==> flow/design.v <==
module PE (
    input              clk,
    input              CIM_en,
    input              STDW,  
    input              STDR,  
    input        [5:0] STD_A,  
    input        [3:0] weight_in,  
    input      [255:0] act_in,  
    output reg   [3:0] weight_out,  
    output reg  [13:0] PSUM  
);
reg  [255:0] weight;  
integer i;
always @(posedge clk) begin
    for (i = 0; i < 64; i = i+1) begin
        if (STDW && STD_A == i) begin  
            weight[4*i+3 -: 4] <= weight_in;
        end
    end
end
always@(*) begin
    weight_out = 4'b0;
    PSUM = 14'b0;
    if (STDW) begin  
    end
    else if (STDR) begin  
        weight_out = weight[4*STD_A+3 -: 4];
    end
    else begin  
        if (CIM_en) begin
            for (i = 0; i < 64; i = i+1) begin
                PSUM = PSUM + weight[4*i+3 -: 4] * act_in[4*i+3 -: 4];  
            end
        end
    end
end
endmodule
# From RTL to reports: PE
# What the tools print for PE, step after step.
# Lines are those of the file above, counted from 1.
# Cell names lack the library's common part.
inputs:
  top_module: "PE"
  clock_port: "clk"
  cell_library: "sky130hd"
  lib_corner: "tt_025C_1v80"

# After elaboration
# Source: Yosys, flattened and elaborated, memories not mapped. Widths are those after wreduce; folded enables and synchronous resets count as part of the registers. Registers that Yosys merges into a memory's read port (data or address) are not register bits. Print and check cells do not count. Equal cells are merged and count once.
bits:
  ff_bits: 256
  latch_bits: 0
  mem_bits_rw: 0
  rom_bits: 0
  clocked_rd_ports_x_width: 0
  memories: 0
  in_bits: 270
  wordCells: 328
classes:
  n_addsub: 66
  n_mul: 64
  div_mod_pow: 0
  compare: 0
  eq_ne: 63
  shift: 1
  mux: 5
  n_logic: 0
  reduce_logical: 65
ops:
  columns: ["operator", "n"]
  rows:
  - ["4-bit by 4-bit multiplier with 8-bit output", 64]
  - ["14-bit by 8-bit adder with 14-bit output", 57]
  - ["256-bit by 11-bit indexed select with 4-bit output", 1]
  - ["6-bit == test with constant B", 32]
  - ["6-bit by 5-bit == test with 1-bit output with constant B", 16]
  - ["1-bit logical AND", 64]
  - ["6-bit by 4-bit == test with 1-bit output with constant B", 8]
  - ["14-bit 2-to-1 mux", 3]
  - ["6-bit by 3-bit == test with 1-bit output with constant B", 4]
  - ["13-bit by 8-bit adder with 14-bit output", 1]
  - ["12-bit by 8-bit adder with 13-bit output", 1]
  - ["11-bit by 8-bit adder with 12-bit output", 1]
  - ["6-bit by 2-bit == test with 1-bit output with constant B", 2]
  - ["10-bit by 3-bit subtractor with 11-bit output with constant B", 1]
  - ["10-bit by 8-bit adder with 11-bit output", 1]
  - ["9-bit by 1-bit adder with 10-bit output with constant B", 1]
  - ["9-bit by 8-bit adder with 10-bit output", 1]
  - ["8-bit by 2-bit adder with 9-bit output with constant B", 1]
  - ["8-bit by 8-bit adder with 9-bit output", 1]
  - ["4-bit 2-to-1 mux", 2]
  - ["6-bit by 1-bit == test with 1-bit output with constant B", 1]
  - ["6-bit logical NOT", 1]

# Logic depth
# Yosys ltp: most cells in a row. Word level: on the elaborated netlist, between registers, memories and ports. Mapped: between sequential cells and ports; inverters and the memories' decode and read muxes count.
logic_depth:
  ltp_word: 67
  abc_area: 0
  mapped_depth: 31
  depth_no_buf: 31

# Netlist
# Source: synth_stat.txt of the flow (Yosys; design flattened, memories mapped). It holds for the ABC_AREA given above (unset counts as 0); a run with the other value may have another netlist.
# The area totals of this step are shown rounded.
types:
  columns: ["type", "n", "area_total_um2"]
  rows:
  - ["fa_1", 1002, 2.01E+04]
  - ["edfxtp_1", 256, 7.69E+03]
  - ["ha_1", 518, 6.48E+03]
  - ["and2_1", 742, 4.64E+03]
  - ["inv_1", 1196, 4.49E+03]
  - ["nand2_1", 317, 1.19E+03]
  - ["mux4_2", 48, 1.08E+03]
  - ["mux2i_1", 34, 340.326]
  - ["nor2_1", 79, 296.534]
  - ["a22oi_1", 32, 240.23]
  - ["a21oi_1", 19, 95.091]
  - ["buf_6", 8, 90.086]
  - ["nand3_1", 15, 75.072]
  - ["a21o_1", 7, 52.55]
  - ["clkbuf_1", 13, 48.797]
  - ["nor2b_1", 7, 43.792]
  - ["xnor2_1", 5, 43.792]
  - ["and4_1", 4, 35.034]
# Other cell types: 20; their cells: 50.
mapped:
  cells: 4352
  synth_area_um2: 47300
  sequential_area_um2: 7690
  flip_flops: 256
  buf_cells: 33

# Timing after synthesis
# Path of least setup slack by OpenSTA after synthesis, without wires, with an ideal clock, recovery checks aside; 20% of the period is set as input and as output delay. Where synthesis merged equal registers, the netlist keeps one of their names.
synth_path:
  path_kind: "in2out"
  start: "in act_in[226]"
  end: "out PSUM[11]"
  period_ns: 20.0
  output_delay_ns: 4.000
  arrival_ns: 12.645
  required_time_ns: 16.000
  slack_ns: 3.355
  delay_ns: 8.645
  driving_pins: 31
  synth_period_reached_ns: 16.645
# "delay_ns" is the arrival time less input delay plus setup time.
# At an output port there is no setup time.
# "driving_pins" counts driving pins, that of a launching flip-flop among them; a cell with two outputs on the path counts twice.
# "synth_period_reached_ns" = period - worst setup slack (recovery checks aside). The figure is calculated, with input and output delays left at 20% of the set period.
# The rows between start and end are the longest chain of elaborated cells between them; the timing report does not say that the signal goes this way. Where chains are equally long, one stands for them.
# A line is the first line of the expression or statement that the cell stems from. Yosys adds cells for indexed reads and writes and turns some case tables into memories.
synth_via:
  path_cell_list: "and2_1 fa_1 inv_1 fa_1 inv_1 fa_1 inv_1 fa_1 inv_1 fa_1 fa_1 inv_1 fa_1 inv_1 fa_1 fa_1 inv_1 fa_1 inv_1 fa_1 inv_1 fa_1 inv_1 fa_1 ha_1 fa_1 a21o_1 a21o_1 a311oi_1 nor3_1 nor3b_1"
  elab_chain_cells: 12
  cone_cells: 12
  cone_lines: 4
  classes_between: "add/sub (8); mul (1); mux (3)"
synth_lines:
  columns: ["element", "line_no", "source"]
  rows:
  - ["from (decl)", 8, "input      [255:0] act_in,"]
  - ["4-bit by 4-bit multiplier with 8-bit output", 32, "PSUM = PSUM + weight[4*i+3 -: 4] * act_in[4*i+3 -: 4];"]
  - ["14-bit by 8-bit adder with 14-bit output (8 in a row)", 32, null]
  - ["14-bit 2-to-1 mux", 30, "if (CIM_en) begin"]
  - ["14-bit 2-to-1 mux", 26, "else if (STDR) begin"]
  - ["14-bit 2-to-1 mux", 24, "if (STDW) begin"]
  - ["to (decl)", 10, "output reg  [13:0] PSUM"]

# Path in the finished layout
# From the final timing report of job 1: the path of least setup slack in the routed layout; clock arrival at registers is part of the times.
layout_path:
  path_kind: "in2out"
  start: "in act_in[9]"
  end: "out PSUM[13]"
  period_ns: 18.6
  output_delay_ns: 3.72
  arrival_ns: 12.89
  required_time_ns: 14.88
  slack_ns: 1.99
  driving_pins: 28
# The rows between start and end are the longest chain of elaborated cells between them; the timing report does not say that the signal goes this way. Where chains are equally long, one stands for them.
layout_via:
  path_cell_list: "clkdlybuf4s15_1 and2_1 fa_1 inv_1 fa_2 inv_1 fa_2 fa_1 fa_2 fa_2 fa_2 fa_1 fa_2 fa_1 fa_1 inv_2 fa_1 inv_2 fa_2 ha_4 fa_2 a21o_1 a21o_1 a311o_1 buf_4 a21o_1 o211ai_1 buf_2"
  elab_chain_cells: 66
  cone_cells: 66
  cone_lines: 4
  classes_between: "add/sub (62); mul (1); mux (3)"
layout_lines:
  columns: ["element", "line_no", "source"]
  rows:
  - ["from (decl)", 8, "input      [255:0] act_in,"]
  - ["4-bit by 4-bit multiplier with 8-bit output", 32, "PSUM = PSUM + weight[4*i+3 -: 4] * act_in[4*i+3 -: 4];"]
  - ["9-bit by 8-bit adder with 10-bit output", 32, null]
  - ["10-bit by 8-bit adder with 11-bit output", 32, null]
  - ["11-bit by 8-bit adder with 12-bit output", 32, null]
  - ["12-bit by 8-bit adder with 13-bit output", 32, null]
  - ["13-bit by 8-bit adder with 14-bit output", 32, null]
  - ["14-bit by 8-bit adder with 14-bit output (57 in a row)", 32, null]
  - ["14-bit 2-to-1 mux", 30, "if (CIM_en) begin"]
  - ["14-bit 2-to-1 mux", 26, "else if (STDR) begin"]
  - ["14-bit 2-to-1 mux", 24, "if (STDW) begin"]
  - ["to (decl)", 10, "output reg  [13:0] PSUM"]

# Top module PE; platform sky130hd; tools Yosys and OpenROAD; 3 stored runs in no particular order. Input and output delays are each 20% of the period that was set; the output load is 0.01 pF.
# "period_less_ws_ns" = clock period - worst setup slack. The figure is calculated, with input and output delays left at 20% of the set period.
# Measured values are rounded.
runs:
  - name: "job 1"
    settings:
      SETUP_SLACK_MARGIN: 3.59
      period_ns: 18.6
      CAP_MARGIN: 20
      CORE_MARGIN: 2
      CORE_UTILIZATION: 40
      SLEW_MARGIN: 20
    results:
      tns_ns: 0.000
      ys_area_um2: 47300
      worst_setup_slack_ns: 1.99
      util_frac: 0.453
      period_less_ws_ns: 16.614
      die_um2: 121000
  - name: "job 2"
    settings:
      period_ns: 18.6
      CAP_MARGIN: 20
      CORE_MARGIN: 2
      CORE_UTILIZATION: 40
      SLEW_MARGIN: 20
    results:
      tns_ns: 0.000
      ys_area_um2: 47300
      worst_setup_slack_ns: 0.728
      util_frac: 0.452
      period_less_ws_ns: 17.872
      die_um2: 121000
  - name: "job 3"
    settings:
      ABC_AREA: 1
      CELL_PAD_IN_SITES_DETAIL_PLACEMENT: 2
      CELL_PAD_IN_SITES_GLOBAL_PLACEMENT: 0
      CORE_ASPECT_RATIO: 1.57
      CORE_MARGIN: 2
      CORE_UTILIZATION: 16
      CTS_CLUSTER_DIAMETER: 285
      GPL_ROUTABILITY_DRIVEN: 1
      GPL_TIMING_DRIVEN: 1
      MAX_ROUTING_LAYER: "met5"
      MIN_ROUTING_LAYER: "met2"
      PLACE_DENSITY_LB_ADDON: 0.25
      SLEW_MARGIN: 0
      TNS_END_PERCENT: 15
      period_ns: 32.0
      CAP_MARGIN: 20
    results:
      tns_ns: 0.000
      ys_area_um2: 48900
      worst_setup_slack_ns: 8.45
      util_frac: 0.191
      period_less_ws_ns: 23.547
      die_um2: 310000
